==> flow/design.v <==
module alu (input signed [10:0] regA, regB,  
				input [1:0] opcode,
				input clock, computestrobe,
				output reg signed[20:0] result,  
				output reg remain,  
				output reg [20:0] remainder  
				);
	reg [10:0] N, D;
	reg signed [20:0] res_t;
	reg [20:0] rem_t;
	reg signed [22:0] P;
	integer i;
	always @(posedge clock) begin
		if (computestrobe) begin
			res_t = result;
			rem_t = remainder; 
			remain <= 1'b0;
			case(opcode)
			2'b00 : begin 
				res_t = regA + regB;
			end
			2'b01 : begin
				res_t = regA - regB;
			end
			2'b10 : begin
				P = {{11{1'b0}}, regB, 1'b0};
				for (i = 11; i > 0; i = i-1) begin
					case (P [1:0]) 
						2'b01 : P[22:12] = P[22:12] + regA;
						2'b10 : P[22:12] = P[22:12] - regA;
						default: begin end
					endcase
					P = {P[22], P[22:1]};
				end
				res_t = P [21:1];
			end
			2'b11 : begin
				res_t = 21'd0;
				rem_t = 21'd0;
				N = (regA[10] == 1)? -regA: regA;
				D = (regB[10] == 1)? -regB: regB;
				if(D != 11'd0) begin  
					for (i = 10; i >= 0; i = i-1) begin
						rem_t = rem_t << 1;
						rem_t[0] = N[i];
						if (rem_t >= D) begin
							rem_t = rem_t - D;
							res_t[i] = 1'b1;
						end
					end
					if(regA[10] == 1'b1 && rem_t != 21'd0) begin  
						rem_t = D - rem_t;
						res_t = res_t + 1'b1;
					end
					res_t = ((regA[10] == 1)^(regB[10] == 1))? -res_t:res_t;
					remain <= 1'b1;
				end
			end
			default : begin	end
			endcase
			result <= res_t;
			remainder <= rem_t;
		end
	end
endmodule 
module bcdtobin (
	input [31:0] BCD,
	output reg signed [10:0] binout);
	reg signed [10:0] temp;
	always @ (*) begin
		temp = 11'd0;  
		if(BCD[3:0] < 4'b1010) begin  
			temp = temp + BCD[3:0];		
		end else if (BCD[3:0] == 4'b1110) begin  
			temp = -temp;  
		end
		if(BCD[7:4] < 4'b1010) begin  
			temp = temp + (11'd10*BCD[7:4]);		
		end else if (BCD[7:4] == 4'b1110) begin  
			temp = -temp;
		end
		if(BCD[11:8] < 4'b1010) begin  
			temp = temp + (11'd100 * BCD[11:8]);
		end else if (BCD[11:8] == 4'b1110) begin  
			temp = -temp;
		end
		if(BCD[15:12] == 4'b1110) begin  
			temp = -temp;
		end
		binout = temp;
	end
endmodule 
module bintobcd(input signed [20:0] bin,
						output reg [31:0] bcdnum);
		reg [51:0] masterreg;
		reg negative;
		integer i;
		always @(bin) begin
			masterreg = {52{1'b0}};
			negative = (bin[20] == 1)? 1'b1: 1'b0;
			masterreg[19:0] = (negative)? -bin[19:0]: bin[19:0];
			for (i = 0; i < 20; i = i + 1) begin
				if(masterreg[23:20] >= 4'd5 ) begin
				  masterreg[23:20] = masterreg[23:20] + 4'd3;
				end
				if(masterreg[27:24] >= 4'd5 ) begin
				  masterreg[27:24] = masterreg[27:24] + 4'd3;
				end
				if(masterreg[31:28] >= 4'd5 ) begin
				  masterreg[31:28] = masterreg[31:28] + 4'd3;
				end
				if(masterreg[35:32] >= 4'd5 ) begin
				  masterreg[35:32] = masterreg[35:32] + 4'd3;
				end
				if(masterreg[39:36] >= 4'd5 ) begin
				  masterreg[39:36] = masterreg[39:36] + 4'd3;
				end
				if(masterreg[43:40] >= 4'd5 ) begin
				  masterreg[43:40] = masterreg[43:40] + 4'd3;
				end
				if(masterreg[47:44] >= 4'd5 ) begin
				  masterreg[47:44] = masterreg[47:44] + 4'd3;
				end
				masterreg = masterreg << 1;
			end
			masterreg[51:48] = (negative)? 4'b1110 : 4'b1111;
			bcdnum = masterreg[51:20];
		end
	endmodule 
module numlength (input signed [20:0] binary_num,
	output reg [3:0]length);
reg signed [20:0] abs_num;
always @ (*) begin
	abs_num = (binary_num[20] == 1)? -binary_num: binary_num;
	length <= 3'd1;
	if (abs_num > 22'd9) length <= 3'd2;
	if (abs_num > 22'd99) length <= 3'd3;
	if (abs_num > 22'd999) length <= 3'd4;
	if (abs_num > 22'd9999) length <= 3'd5;
	if (abs_num > 22'd99999) length <= 3'd6;
end
endmodule
module resultformatter (input clock, remain,
					input [20:0] ALUresult, ALUremainder,
					output reg [31:0] formattedresult, 
					output reg [31:0] result_formem);
	wire [3:0] length_result, length_remainder;
	reg [31:0] temp_result, temp_result_1, temp_remainder;
	reg [3:0] result_used, result_used_1, remainder_used;
	wire [31:0] result_bcd, remainder_bcd;
	wire result_neg;
	numlength resultlength (.binary_num(ALUresult),
									.length(length_result));
	numlength remainderlength (.binary_num(ALUremainder),
										.length(length_remainder));
	bintobcd result_to_bcd(.bin(ALUresult),
									.bcdnum(result_bcd));
	bintobcd remainder_to_bcd(.bin(ALUremainder),
									.bcdnum(remainder_bcd));
	assign result_neg = ALUresult[20];
	integer i;
	reg [31:0] fr_t, fm_t;
	always @ (posedge clock) begin
		fr_t = formattedresult;
		result_used = 4'd0;
		remainder_used = 4'd0;
		temp_remainder = remainder_bcd;
		temp_result = result_bcd;
		for (i = 0; i < 8; i = i + 1) begin
			fr_t = fr_t >> 4;  
			if (remainder_used < length_remainder && remain) begin  
				fr_t[31:28] = temp_remainder[3:0];  
				temp_remainder = temp_remainder >> 4;  
				remainder_used = remainder_used + 1'd1;  
			end else if (remainder_used == length_remainder && remain) begin
				fr_t[31:28] = 4'b1010;  
				remainder_used = remainder_used + 1'd1;
			end else if (result_used < length_result) begin  
				fr_t[31:28] = temp_result[3:0];  
				temp_result = temp_result >> 4;  
				result_used = result_used + 1'd1;  
			end else if (result_used == length_result && result_neg == 1) begin  
				fr_t[31:28] = 4'b1110;  
				result_used = result_used + 1'd1;
			end else begin
				fr_t[31:28] = 4'b1111;  
			end
		end
		formattedresult <= fr_t;
	end
	always @ (posedge clock) begin
		fm_t = result_formem;
		result_used_1 = 3'd0;
		temp_result_1 = result_bcd;
		for (i = 0; i < 8; i = i + 1) begin
			fm_t = fm_t >> 4;
			if (result_used_1 < length_result && result_used_1 < 3'd3) begin  
				fm_t[31:28] = temp_result_1[3:0];
				temp_result_1 = temp_result_1 >> 4;
				result_used_1 = result_used_1 + 1'd1;
			end else begin
				fm_t[31:28] = 4'b1111;  
			end
		end
		result_formem <= fm_t;
	end
endmodule 
module control (input dig_in,
				input reset_in,
				input ex_in,
				input op_in,
				input bksp_in,
				input MS_in,
				input MR_in,
				input MC_in,
				input sub_in,
				input clock,
				input rst,
				output reg bksp_A,
				output reg bksp_B,
				output reg load_A,
				output reg load_B,
				output reg load_mem,
				output reg clear_mem,
				output reg load_A_mem,
				output reg load_B_mem,
				output reg load_op,
				output reg execute,
				output reg reset_out,
				output reg [1:0] display_select);
	parameter start = 0, op_A = 1, op_A_neg = 2, oprnd = 3, op_B = 4, op_B_neg = 5, result = 6;
	reg[2:0]state;
	always @(posedge clock) begin
		if (rst) state <= start;
		else case(state)
			start: begin
				if (sub_in) state <= op_A_neg;
				if (dig_in || MR_in) state <= op_A;
			end
			op_A: begin
				if(op_in) state <= oprnd;
				if(reset_in) state <= start;
			end
			op_A_neg: begin
				if (sub_in || bksp_in) state <= start;
				if (dig_in || MR_in) state <= op_A;
				if(reset_in) state <= start;
			end
			oprnd: begin
				if (sub_in) state <= op_B_neg;
				if(dig_in) state <= op_B;
				if(reset_in) state <= start;
			end
			op_B: begin
				if(ex_in) state <= result;
				if(reset_in) state <= start;
			end
			op_B_neg: begin
				if (sub_in || bksp_in) state <= oprnd;
				if (dig_in || MR_in) state <= op_B;
				if(reset_in) state <= start;
			end
			result: begin
				if (reset_in) state <= start;
			end
		endcase
	end
	always @(*) begin
		bksp_A <= 0;
		bksp_B <= 0;
		load_A <= 0;
		load_B <= 0;
		load_mem <= (MS_in)? 1'b1:1'b0;
		clear_mem <= (MC_in)? 1'b1:1'b0;
		load_A_mem <= 0;
		load_B_mem <= 0;
		load_op <= 0;
		execute <= 0;
		reset_out <= 0;
		case(state)
			start: begin
				if (MR_in) load_A_mem <=1;
				else if (sub_in || dig_in) load_A <= 1;
				else 	reset_out <= 1;
				display_select <= 2'b00;
			end
			op_A: begin
				if(dig_in) load_A <= 1;
				if(MR_in) load_A_mem <=1;
				if(bksp_in) bksp_A <= 1;
				if (op_in) load_op <= 1;
				display_select = 2'b00;
			end
			op_B: begin
				if(dig_in) load_B <= 1;
				if(MR_in) load_B_mem <=1;
				if(bksp_in) bksp_B <= 1;
				if(ex_in) execute <= 1;
				display_select = 2'b01;
			end
			op_A_neg: begin
				if(dig_in) load_A <= 1;
				if (sub_in || bksp_in) bksp_A <= 1'b1;
				if(MR_in) load_A_mem <=1;
				display_select = 2'b00;
			end
			op_B_neg: begin
				if(dig_in) load_B <= 1;
				if(MR_in) load_B_mem <=1;
				if (sub_in || bksp_in) bksp_B <= 1'b1;
				display_select = 2'b01;
			end
			oprnd: begin
				if (sub_in || dig_in) load_B <= 1'b1;
				display_select = 2'b01;
			end
			result: begin
				display_select = 2'b10;
			end
			default : begin
				display_select <= 2'b00;
			end
		endcase
	end
endmodule
module bcdreg (input clock,
			input rst,
			input [3:0] digit,
			input [31:0] mem,
			input load,
			input bksp,
			input clear,
			input load_mem,
			output reg [31:0] bcdreg
);
	reg [31:0] nxt;
	always @ (posedge clock) begin
			nxt = bcdreg;
			if (rst || clear) begin  
				nxt = {8{4'b1111}};
			end else if (load_mem) begin
				nxt = mem;
			end else if (bksp) begin
				nxt = nxt >> 4;
				nxt[31:28] = 4'b1111;
			end else if (load) begin
				if(nxt[11:8] == 4'b1110) begin 
					nxt[15:0] = nxt[15:0] << 4;
				end else begin
					nxt[11:0] = nxt[11:0] << 4;
				end
				nxt[3:0] = digit;
			end
		bcdreg <= nxt;
	end
endmodule 
module memreg (input clock,
			input rst,
			input [31:0] mem_input,
			input load,
			input clear,
			output reg [31:0] memreg
);
	always @ (posedge clock) begin
			if (rst || clear) begin
				memreg <= {{7{4'b1111}},4'b0000};
			end else if (load) begin
				memreg <= mem_input;
			end 
	end
endmodule 
module memmux (input [1:0] display_select,
					input [31:0] A, B, result,
					output reg [31:0] mem_input);
	always @(*) begin
		case (display_select)
			2'b00 : mem_input = A;
			2'b01 : mem_input = B;
			2'b10 : mem_input = result;
			default : mem_input = A;
		endcase
	end
endmodule 
module displaymux (input [1:0] display_select,
					input [31:0] reg_A, reg_B, reg_result,
					output reg [3:0] hex0_out, hex1_out, hex2_out, hex3_out, hex4_out, hex5_out, hex6_out, hex7_out);
	reg [31:0] selected_reg;
	always @(*) begin
		case (display_select)
			2'b00 : selected_reg = reg_A;
			2'b01 : selected_reg = reg_B;
			2'b10 : selected_reg = reg_result;
			default : selected_reg = reg_A;
		endcase
	 hex0_out = selected_reg[3:0];
	 hex1_out = selected_reg[7:4];
	 hex2_out = selected_reg[11:8];
	 hex3_out = selected_reg[15:12];
	 hex4_out = selected_reg[19:16];
	 hex5_out = selected_reg[23:20];
	 hex6_out = selected_reg[27:24];
	 hex7_out = selected_reg[31:28];
	end
endmodule 
module char_7seg( input [3:0] S,
						output reg [0:6] Display);
	always @(S)
	begin
		case (S)
		4'b0000  : Display <= 7'b0000001;  
		4'b0001  : Display <= 7'b1001111;  
		4'b0010  : Display <= 7'b0010010;  
		4'b0011  : Display <= 7'b0000110;  
		4'b0100  : Display <= 7'b1001100;  
		4'b0101  : Display <= 7'b0100100;  
		4'b0110  : Display <= 7'b0100000;  
		4'b0111  : Display <= 7'b0001111;  
		4'b1000  : Display <= 7'b0000000;  
		4'b1001  : Display <= 7'b0001100;  
		4'b1010  : Display <= 7'b1111010;  
		4'b1110  : Display <= 7'b1111110;  
		default  : Display <= 7'b1111111;  
		endcase
	end
endmodule
module inputhandler (
	input keystrobe,
	input [3:0] keycode,
	output dig_strobe,
	output reset_strobe,
	output ex_strobe,
	output op_strobe,
	output sub_strobe,
	output [3:0] dig_code,
	output [1:0] op_code);
assign dig_strobe = ((keycode < 4'b1010) && keystrobe)? 1'b1:1'b0;
assign reset_strobe = ((keycode == 4'b1010) && keystrobe)? 1'b1:1'b0;
assign ex_strobe = ((keycode == 4'b1011) && keystrobe)? 1'b1:1'b0;
assign op_strobe = ((keycode > 4'b1011) && keystrobe)? 1'b1:1'b0;
assign sub_strobe = ((keycode == 4'b1110) && keystrobe)? 1'b1:1'b0;
assign dig_code = keycode;
assign op_code = ~keycode[1:0];  
endmodule
module opreg (input load,
			input [1:0] op_code,
			input clock,
			output reg [1:0] operator);
	always @ (posedge clock) begin
		if(load)	operator <= op_code;
	end
endmodule 
module posedgetrigger (
		input clock,
		input rst,
		input signal,
		output strobe);
	reg signal_last;
	always @(posedge clock) begin
			if (rst) signal_last <= 1'b0;
			else signal_last <= signal;
	end
	assign strobe = (signal && ~signal_last)? 1'b1:1'b0;
endmodule 
module negedgetrigger (
		input clock,
		input rst,
		input signal,
		output strobe);
	reg signal_last;
	always @(posedge clock) begin
			if (rst) signal_last <= 1'b1;
			else signal_last <= signal;
	end
	assign strobe = (~signal && signal_last)? 1'b1:1'b0;
endmodule 
module PBhandler (
	input [3:0] KEY,
	input clock,
	input rst,
	output bksp_strobe,
	output MS_strobe,
	output MR_strobe,
	output MC_strobe);
negedgetrigger bksp (.clock(clock), .rst(rst), .signal(KEY[0]), .strobe(bksp_strobe));
negedgetrigger MS (.clock(clock), .rst(rst), .signal(KEY[1]), .strobe(MS_strobe));
negedgetrigger MR (.clock(clock), .rst(rst), .signal(KEY[2]), .strobe(MR_strobe));
negedgetrigger MC (.clock(clock), .rst(rst), .signal(KEY[3]), .strobe(MC_strobe));
endmodule
`default_nettype none
module calculator (input CLOCK_50,
							input RESET,
							input KEYPRESSED,
							input [3:0] KEYCODE,
							input [3:0] KEY,
							output [0:6] HEX0, HEX1, HEX2, HEX3, HEX4, HEX5, HEX6, HEX7
							);
		wire clockmain = CLOCK_50;
		wire rst = RESET;
		wire [3:0] keycode = KEYCODE;
		wire keystrobe;
		wire load_A, load_B;
		wire bksp_A, bksp_B;
		posedgetrigger keypressedge (.clock(clockmain), .rst(rst), .signal(KEYPRESSED), .strobe(keystrobe));
		wire dig_strobe, reset_strobe, ex_strobe, op_strobe, sub_strobe;
		wire [3:0] dig_code;
		wire [1:0] op_code;
		inputhandler keypad (
			.keystrobe(keystrobe),
			.keycode(keycode),
			.dig_strobe(dig_strobe),
			.reset_strobe(reset_strobe),
			.ex_strobe(ex_strobe),
			.op_strobe(op_strobe),
			.sub_strobe(sub_strobe),
			.dig_code(dig_code),
			.op_code(op_code)
		);
		wire bksp_strobe, MS_strobe, MR_strobe, MC_strobe;
		PBhandler PB (
			.KEY(KEY),
			.clock(clockmain),
			.rst(rst),
			.bksp_strobe(bksp_strobe),
			.MS_strobe(MS_strobe),
			.MR_strobe(MR_strobe),
			.MC_strobe(MC_strobe)
		);
		wire [1:0] display_select;
		wire load_op, reset_state, execute, load_A_mem, load_B_mem, load_mem, clear_mem;
		control FSM (
			.dig_in(dig_strobe),
			.reset_in(reset_strobe),
			.ex_in(ex_strobe),
			.op_in(op_strobe),
			.bksp_in(bksp_strobe),
			.MS_in(MS_strobe),
			.MR_in(MR_strobe),
			.MC_in(MC_strobe),
			.sub_in(sub_strobe),
			.clock(clockmain),
			.rst(rst),
			.bksp_A(bksp_A),
			.bksp_B(bksp_B),
			.load_A(load_A),
			.load_B(load_B),
			.load_mem(load_mem),
			.clear_mem(clear_mem),
			.load_A_mem(load_A_mem),
			.load_B_mem(load_B_mem),
			.load_op(load_op),
			.reset_out(reset_state),
			.execute(execute),  
			.display_select(display_select)
		);
		wire[31:0] reg_A, reg_B;
		wire [31:0] memory_selected, memory_stored;
		bcdreg operand_A (.clock(clockmain), .rst(rst),
							.digit(dig_code),
							.load(load_A),
							.bksp(bksp_A),
							.clear(reset_state),
							.bcdreg(reg_A),
							.mem(memory_stored),
							.load_mem(load_A_mem)
							);
		bcdreg operand_B (.clock(clockmain), .rst(rst),
							.digit(dig_code),
							.load(load_B),
							.bksp(bksp_B),
							.clear(reset_state),
							.bcdreg(reg_B),
							.mem(memory_stored),
							.load_mem(load_B_mem)
							);
		wire [1:0] operator;
		opreg op (.clock(clockmain),
			.load(load_op),
			.op_code(op_code),
			.operator(operator)
		);
		wire [10:0] reg_A_binary, reg_B_binary;
		wire [31:0] reg_result, reg_memresult;
		wire [20:0] result_bin, remainder_bin; 
		wire remain;
		bcdtobin reg_A_tobinary (.BCD(reg_A), .binout(reg_A_binary));
		bcdtobin reg_B_tobinary (.BCD(reg_B), .binout(reg_B_binary));
		alu alu_1 (.regA(reg_A_binary), 
					.regB(reg_B_binary),
					.opcode(operator),
					.clock(clockmain),
					.computestrobe(execute),
					.result(result_bin),
					.remain(remain),
					.remainder(remainder_bin));
		resultformatter resultformatter_1 (.clock(clockmain),
														.remain(remain),
														.ALUresult(result_bin),
														.ALUremainder(remainder_bin),
														.formattedresult(reg_result),
														.result_formem(reg_memresult));
		memmux memory_select (.display_select(display_select),
									.A(reg_A),
									.B(reg_B),
									.result(reg_memresult),
									.mem_input(memory_selected));
		memreg memory_register (.clock(clockmain), .rst(rst),
										.mem_input(memory_selected),
										.load(load_mem),
										.clear(clear_mem),
										.memreg(memory_stored));
		wire [3:0] hex0char_A, hex1char_A, hex2char_A, bcdneg_A;
		wire [3:0] hex0char_B, hex1char_B, hex2char_B, bcdneg_B;
		wire [3:0] hex0_out, hex1_out, hex2_out, hex3_out, hex4_out, hex5_out, hex6_out, hex7_out;
		displaymux displayMUX (.display_select(display_select),
								.reg_A(reg_A),
								.reg_B(reg_B),
								.reg_result(reg_result),
								.hex0_out(hex0_out), 
								.hex1_out(hex1_out), 
								.hex2_out(hex2_out), 
								.hex3_out(hex3_out), 
								.hex4_out(hex4_out), 
								.hex5_out(hex5_out), 
								.hex6_out(hex6_out), 
								.hex7_out(hex7_out)
								);
		char_7seg H0 (.S(hex0_out), .Display(HEX0));
		char_7seg H1 (.S(hex1_out), .Display(HEX1));
		char_7seg H2 (.S(hex2_out), .Display(HEX2));
		char_7seg H3 (.S(hex3_out), .Display(HEX3));
		char_7seg H4 (.S(hex4_out), .Display(HEX4));
		char_7seg H5 (.S(hex5_out), .Display(HEX5));
		char_7seg H6 (.S(hex6_out), .Display(HEX6));
		char_7seg H7 (.S(hex7_out), .Display(HEX7));
endmodule 
# Reports on calculator
# What the tools print for calculator, step after step.
# Lines are those of the file above, counted from 1.
# Operators carry their Yosys type and port widths (W data, S select, Z words).
# Not given: n/a
[setup] top="calculator" clock="CLOCK_50" lib="sky130hd" pvt_corner="tt_025C_1v80"

# Elaborated design
# Yosys after proc, flatten, opt, wreduce and memory -nomap, before mapping. Memory bits, and registers merged into a memory's read port (data or address), are not among the register bits. Print and check cells are not counted.
# Memory sizes are those after Yosys's memory passes, which may raise the word count (mostly to a power of two), join words into wider ones and drop unused or constant bits.
[bits] word_cells=1320 ff_bits=213 rom_bits=896 n_memories=8 output_inout_bits=56
[op_classes] equal=61 logic=8 n_mul=4 reduce_and_logical=69 n_addsub=295 muxes=566 cmp=283
[memory_table] name="(name not given)" size=16 width=7 rd=1 write_ports=0 line=409 text="case (S)"
[memory_table] name="(name not given)" size=16 width=7 rd=1 write_ports=0 line=409
[memory_table] name="(name not given)" size=16 width=7 rd=1 write_ports=0 line=409
[memory_table] name="(name not given)" size=16 width=7 rd=1 write_ports=0 line=409
[memory_table] name="(name not given)" size=16 width=7 rd=1 write_ports=0 line=409
[memory_table] name="(name not given)" size=16 width=7 rd=1 write_ports=0 line=409
# Memories not listed: 2.
[ops] cell="$mux W4" n=273
[ops] cell="$mux W20" n=47
[ops] cell="$ge A4 B3 Y1 const B" n=210
[ops] cell="$add A4 B2 Y4 const B" n=186
[ops] cell="$mux W11" n=33
[ops] cell="$mux W21" n=15
[ops] cell="$pmux W11 S2" n=10
[ops] cell="$ge A21 B11 Y1" n=10
[ops] cell="$sub A20 B11 Y20" n=9
[ops] cell="$mux W3" n=52
[ops] cell="$add A11 B11 Y11" n=14
[ops] cell="$pmux W32 S2" n=2
[ops] cell="$mux W24" n=5
[ops] cell="$mux W28" n=4
[ops] cell="$mux W16" n=7
[ops] cell="$sub A11 B11 Y11" n=10
[ops] cell="$mux W12" n=9
[ops] cell="$mux W1" n=91
[ops] cell="$neg A11 Y11" n=8
[ops] cell="$pmux W21 S4" n=1
[ops] cell="$add A3 B2 Y3 const B" n=24
[ops] cell="$lt A4 B4 Y1" n=18
[ops] cell="$mul A5 B4 Y9 const A" n=2
[ops] cell="$mux W32" n=2
[ops] cell="$neg A21 Y21" n=3
[ops] cell="$add A4 B1 Y4 const B" n=15
[ops] cell="$eq A4 B4 Y1" n=12
[ops] cell="$logic_and A1 B1 Y1" n=42
# Not listed: further kinds 59, cells in them 172.

# Logic depth
# Yosys ltp: most cells in a row. Word level: on the elaborated netlist, between registers, memories and ports. Mapped: between sequential cells and ports; inverters and the memories' decode and read muxes count.
[logic_depth] ltp_word=77 ABC_AREA=1 ltp_mapped=232 depth_no_buf=213

# After synthesis
# The flow's flattened synthesis, as Yosys stat reports it; memories are mapped. The netlist is that of the ABC_AREA named above (0 if unset); the other value can give another one.
# The area totals of this step are shown rounded.
[by_type] type="sky130_fd_sc_hd__ha_1" n=669 area_total_um2=8.37E+03
[by_type] type="sky130_fd_sc_hd__nand2_1" n=2132 area_total_um2=8E+03
[by_type] type="sky130_fd_sc_hd__inv_1" n=1520 area_total_um2=5.71E+03
[by_type] type="sky130_fd_sc_hd__o21ai_0" n=828 area_total_um2=4.14E+03
[by_type] type="sky130_fd_sc_hd__nand3_1" n=726 area_total_um2=3.63E+03
[by_type] type="sky130_fd_sc_hd__dfxtp_1" n=172 area_total_um2=3.44E+03
[by_type] type="sky130_fd_sc_hd__nor2_1" n=880 area_total_um2=3.3E+03
[by_type] type="sky130_fd_sc_hd__xor2_1" n=264 area_total_um2=2.31E+03
[by_type] type="sky130_fd_sc_hd__a21oi_1" n=376 area_total_um2=1.88E+03
[by_type] type="sky130_fd_sc_hd__edfxtp_1" n=45 area_total_um2=1.35E+03
[by_type] type="sky130_fd_sc_hd__xnor2_1" n=83 area_total_um2=726.947
[by_type] type="sky130_fd_sc_hd__nand4_1" n=102 area_total_um2=638.112
[by_type] type="sky130_fd_sc_hd__fa_1" n=31 area_total_um2=620.595
[by_type] type="sky130_fd_sc_hd__clkbuf_1" n=143 area_total_um2=536.765
[by_type] type="sky130_fd_sc_hd__nor3_1" n=96 area_total_um2=480.461
[by_type] type="sky130_fd_sc_hd__o21ai_1" n=95 area_total_um2=475.456
[by_type] type="sky130_fd_sc_hd__o211ai_1" n=45 area_total_um2=337.824
[by_type] type="sky130_fd_sc_hd__or2_2" n=52 area_total_um2=325.312
# Other cell types: 54; their cells: 617.
[mapped] n_buf=205 cell_count=8876 synth_area_um2=51000 ffs=217 seqArea_um2=4800

# Path before layout
# Path of least setup slack by OpenSTA after synthesis, without wires, with an ideal clock, recovery checks aside; 20% of the period is set as input and as output delay. Where synthesis merged equal registers, the netlist keeps one of their names.
[synth_path] path_kind="register to register" from="register operand_A.bcdreg[5]" to="register alu_1.remainder[18]" n_path_buf=22 delay_ns=31.989 launch_ns=0.000 path_stages=220 t_required_ns=49.854 t_arrival_ns=31.843 slack_ns=18.011 period_ns=50.0 period_less_setup_slack_ns=31.989
# "delay_ns" = arrival - input delay + setup time.
# "path_stages" counts driving pins, that of a launching flip-flop among them; a cell with two outputs on the path counts twice.
# "period_less_setup_slack_ns" is the clock period less the worst setup slack; recovery checks do not enter. This is arithmetic on one report: input and output delays are still those of the set period (20% each).
# The rows between start and end are the longest chain of elaborated cells between them; the timing report does not say that the signal goes this way. Where chains are equally long, one stands for them.
# Each line given opens the expression or statement behind the cell; cells for indexed reads and writes are added by Yosys, which also makes memories of some case tables.
[synth_between] path_cell_list="sky130_fd_sc_hd__dfxtp_1 sky130_fd_sc_hd__inv_1 sky130_fd_sc_hd__nor4_1 sky130_fd_sc_hd__inv_1 sky130_fd_sc_hd__nor2_1 sky130_fd_sc_hd__xor2_1 sky130_fd_sc_hd__nand2_1 sky130_fd_sc_hd__o21ai_0 sky130_fd_sc_hd__inv_1 sky130_fd_sc_hd__ha_1 sky130_fd_sc_hd__fa_1 sky130_fd_sc_hd__nand2_1 sky130_fd_sc_hd__inv_1 sky130_fd_sc_hd__o21a_1 sky130_fd_sc_hd__nor2_1 sky130_fd_sc_hd__nor2_1 sky130_fd_sc_hd__nor2_1 sky130_fd_sc_hd__o21ai_0 [... 184 more ...] sky130_fd_sc_hd__nand2_1 sky130_fd_sc_hd__ha_1 sky130_fd_sc_hd__a21oi_1 sky130_fd_sc_hd__inv_1 sky130_fd_sc_hd__a31oi_1 sky130_fd_sc_hd__o21ai_0 sky130_fd_sc_hd__a21oi_1 sky130_fd_sc_hd__o21bai_1 sky130_fd_sc_hd__a21oi_1 sky130_fd_sc_hd__o21bai_1 sky130_fd_sc_hd__nand2_1 sky130_fd_sc_hd__a21oi_1 sky130_fd_sc_hd__inv_1 sky130_fd_sc_hd__nor2_1 sky130_fd_sc_hd__nand3_1 sky130_fd_sc_hd__o21ai_0 sky130_fd_sc_hd__o21ai_0 sky130_fd_sc_hd__a21oi_1" elab_chain_cells=70 cells_between=86 lines_between=17
[synth_rtl] element="start: declaration" line=334 text="output reg [31:0] bcdreg"
[synth_rtl] element="start: assignment" line=354 text="bcdreg <= nxt;"
[synth_rtl] element="$mul A3 B4 Y7" line=78 text="temp = temp + (11'd10*BCD[7:4]);"
[synth_rtl] element="$add A11 B11 Y11" line=78
[synth_rtl] element="$mux W11" line=77 text="if(BCD[7:4] < 4'b1010) begin"
[synth_rtl] element="$neg A11 Y11" line=85 text="temp = -temp;"
[synth_rtl] element="$mux W11" line=84 text="end else if (BCD[11:8] == 4'b1110) begin"
[synth_rtl] element="$mux W11" line=82 text="if(BCD[11:8] < 4'b1010) begin"
[synth_rtl] element="$neg A11 Y11" line=88 text="temp = -temp;"
[synth_rtl] element="[... 56 more ...]"
[synth_rtl] element="$mux W21" line=18 text="case(opcode)"
[synth_rtl] element="$mux W21" line=14 text="if (computestrobe) begin"
[synth_rtl] element="$reduce_bool A21 Y1" line=51 text="if(regA[10] == 1'b1 && rem_t != 21'd0) begin"
[synth_rtl] element="$logic_and A1 B1 Y1" line=51
[synth_rtl] element="$mux W21" line=51
[synth_rtl] element="$mux W21" line=42 text="if(D != 11'd0) begin"
[synth_rtl] element="$mux W21" line=18
[synth_rtl] element="end: assignment" line=62 text="remainder <= rem_t;"
[synth_rtl] element="end: declaration" line=6 text="output reg [20:0] remainder"

# Path in the finished layout
# Path of least setup slack in the final report of flow run B (OpenROAD, finished layout, wires in). Where an end is a register, its clock arrival counts in the times.
[layout_path] path_kind="register to register" from="register operand_A.bcdreg[5]" to="register alu_1.result[18]" period_ns=50.0 path_stages=200 launch_ns=0.55 t_arrival_ns=37.52 n_path_buf=2 t_required_ns=50.26 slack_ns=12.74
# The rows between start and end are the longest chain of elaborated cells between them; the timing report does not say that the signal goes this way. Where chains are equally long, one stands for them.
[layout_between] path_cell_list="sky130_fd_sc_hd__dfxtp_1 sky130_fd_sc_hd__inv_1 sky130_fd_sc_hd__nor4_1 sky130_fd_sc_hd__inv_1 sky130_fd_sc_hd__nor2_1 sky130_fd_sc_hd__xor2_1 sky130_fd_sc_hd__nand2_1 sky130_fd_sc_hd__o21ai_0 sky130_fd_sc_hd__inv_1 sky130_fd_sc_hd__ha_1 sky130_fd_sc_hd__fa_1 sky130_fd_sc_hd__nand2_1 sky130_fd_sc_hd__inv_1 sky130_fd_sc_hd__o21a_1 sky130_fd_sc_hd__nor2_1 sky130_fd_sc_hd__nor2_1 sky130_fd_sc_hd__nor2_1 sky130_fd_sc_hd__o21ai_0 [... 164 more ...] sky130_fd_sc_hd__nand2_2 sky130_fd_sc_hd__nor2_8 sky130_fd_sc_hd__nand3_4 sky130_fd_sc_hd__nand2_1 sky130_fd_sc_hd__nand2_1 sky130_fd_sc_hd__nand2_1 sky130_fd_sc_hd__nor2_1 sky130_fd_sc_hd__nand2_1 sky130_fd_sc_hd__nor2_4 sky130_fd_sc_hd__a21oi_2 sky130_fd_sc_hd__nand2_1 sky130_fd_sc_hd__nand2_2 sky130_fd_sc_hd__ha_1 sky130_fd_sc_hd__nand2_1 sky130_fd_sc_hd__nor2_2 sky130_fd_sc_hd__nand3_2 sky130_fd_sc_hd__o21ai_2 sky130_fd_sc_hd__nand4_1" elab_chain_cells=75 cells_between=190 lines_between=23
[layout_rtl] element="start: declaration" line=334 text="output reg [31:0] bcdreg"
[layout_rtl] element="start: assignment" line=354 text="bcdreg <= nxt;"
[layout_rtl] element="$mul A3 B4 Y7" line=78 text="temp = temp + (11'd10*BCD[7:4]);"
[layout_rtl] element="$add A11 B11 Y11" line=78
[layout_rtl] element="$mux W11" line=77 text="if(BCD[7:4] < 4'b1010) begin"
[layout_rtl] element="$neg A11 Y11" line=85 text="temp = -temp;"
[layout_rtl] element="$mux W11" line=84 text="end else if (BCD[11:8] == 4'b1110) begin"
[layout_rtl] element="$mux W11" line=82 text="if(BCD[11:8] < 4'b1010) begin"
[layout_rtl] element="$neg A11 Y11" line=88 text="temp = -temp;"
[layout_rtl] element="[... 61 more ...]"
[layout_rtl] element="$mux W21" line=42 text="if(D != 11'd0) begin"
[layout_rtl] element="$mux W21" line=18 text="case(opcode)"
[layout_rtl] element="$mux W21" line=14 text="if (computestrobe) begin"
[layout_rtl] element="$neg A21 Y21" line=55 text="res_t = ((regA[10] == 1)^(regB[10] == 1))? -res_t:res_t;"
[layout_rtl] element="$mux W21" line=55
[layout_rtl] element="$mux W21" line=42
[layout_rtl] element="$pmux W21 S4" line=18
[layout_rtl] element="end: assignment" line=61 text="result <= res_t;"
[layout_rtl] element="end: declaration" line=4 text="output reg signed[20:0] result,"

# Settings and measured results of 4 stored flow runs for module calculator (sky130hd), not sorted in any way. The constraints put input and output delay at 20% of the set period each and load the outputs with 0.01 pF.
# "achieved_period_ns": clock period set for the run, less the worst setup slack. It is reckoned from that one timing run; input and output delays stay at 20% of the period that was set.
# "timing.worst_path_ns" = time allowed to the worst setup path (clock period - input delay - output delay, where it has them) - its slack; a late launch clock adds to it, a late capture clock takes from it.
# Measured values are rounded.
run="flow run A" settings ABC_AREA=1 CELL_PAD_IN_SITES_DETAIL_PLACEMENT=1 CORE_UTILIZATION=61 CTS_CLUSTER_SIZE=82 GPL_ROUTABILITY_DRIVEN=0 GPL_TIMING_DRIVEN=1 MIN_ROUTING_LAYER="met2" PLACE_DENSITY_LB_ADDON=0.16 SLEW_MARGIN=0 TNS_END_PERCENT=70 period_ns=39.2 CAP_MARGIN=20 CORE_MARGIN=2
run="flow run A" outcome="no final report: placement broke off with DPL-0033"
run="flow run B" settings ABC_AREA=1 CAP_MARGIN=20 CELL_PAD_IN_SITES_GLOBAL_PLACEMENT=2 CORE_ASPECT_RATIO=1.03 CORE_MARGIN=10 CORE_UTILIZATION=23 PLACE_DENSITY_LB_ADDON=0.18 SETUP_SLACK_MARGIN=1.74 SLEW_MARGIN=25 period_ns=50.0
run="flow run B" results tns_setup_ns=0.000 achieved_period_ns=37.263 yosys.chip_area_um2=51000 utilization_pct=25 die_footprint_um2=240000 setup_worst_slack_ns=13 timing.worst_path_ns=37.26 worstPathKind="register to register" finish.stdcell_area_um2=56000 ws_hold_ns=0.48
run="flow run C" settings ABC_AREA=1 CORE_UTILIZATION=40 SETUP_SLACK_MARGIN=5.0 period_ns=38.4 CAP_MARGIN=20 CORE_MARGIN=2 SLEW_MARGIN=20
run="flow run C" results die_footprint_um2=130000 timing.worst_path_ns=30.65 worstPathKind="register to register" achieved_period_ns=30.654 yosys.chip_area_um2=51000 tns_setup_ns=0.000 utilization_pct=44 setup_worst_slack_ns=7.7 finish.stdcell_area_um2=55000 ws_hold_ns=0.47
run="flow run D" settings ABC_AREA=0 CAP_MARGIN=20 CELL_PAD_IN_SITES_DETAIL_PLACEMENT=2 CELL_PAD_IN_SITES_GLOBAL_PLACEMENT=2 CORE_ASPECT_RATIO=1.03 CORE_MARGIN=9 CORE_UTILIZATION=23 PLACE_DENSITY_LB_ADDON=0.18 SETUP_SLACK_MARGIN=1.74 SLEW_MARGIN=25 period_ns=50.0
run="flow run D" results achieved_period_ns=44.378 die_footprint_um2=250000 finish.stdcell_area_um2=59000 timing.worst_path_ns=44.38 worstPathKind="register to register" setup_worst_slack_ns=5.6 utilization_pct=26 yosys.chip_area_um2=53000 tns_setup_ns=0.000 ws_hold_ns=0.49
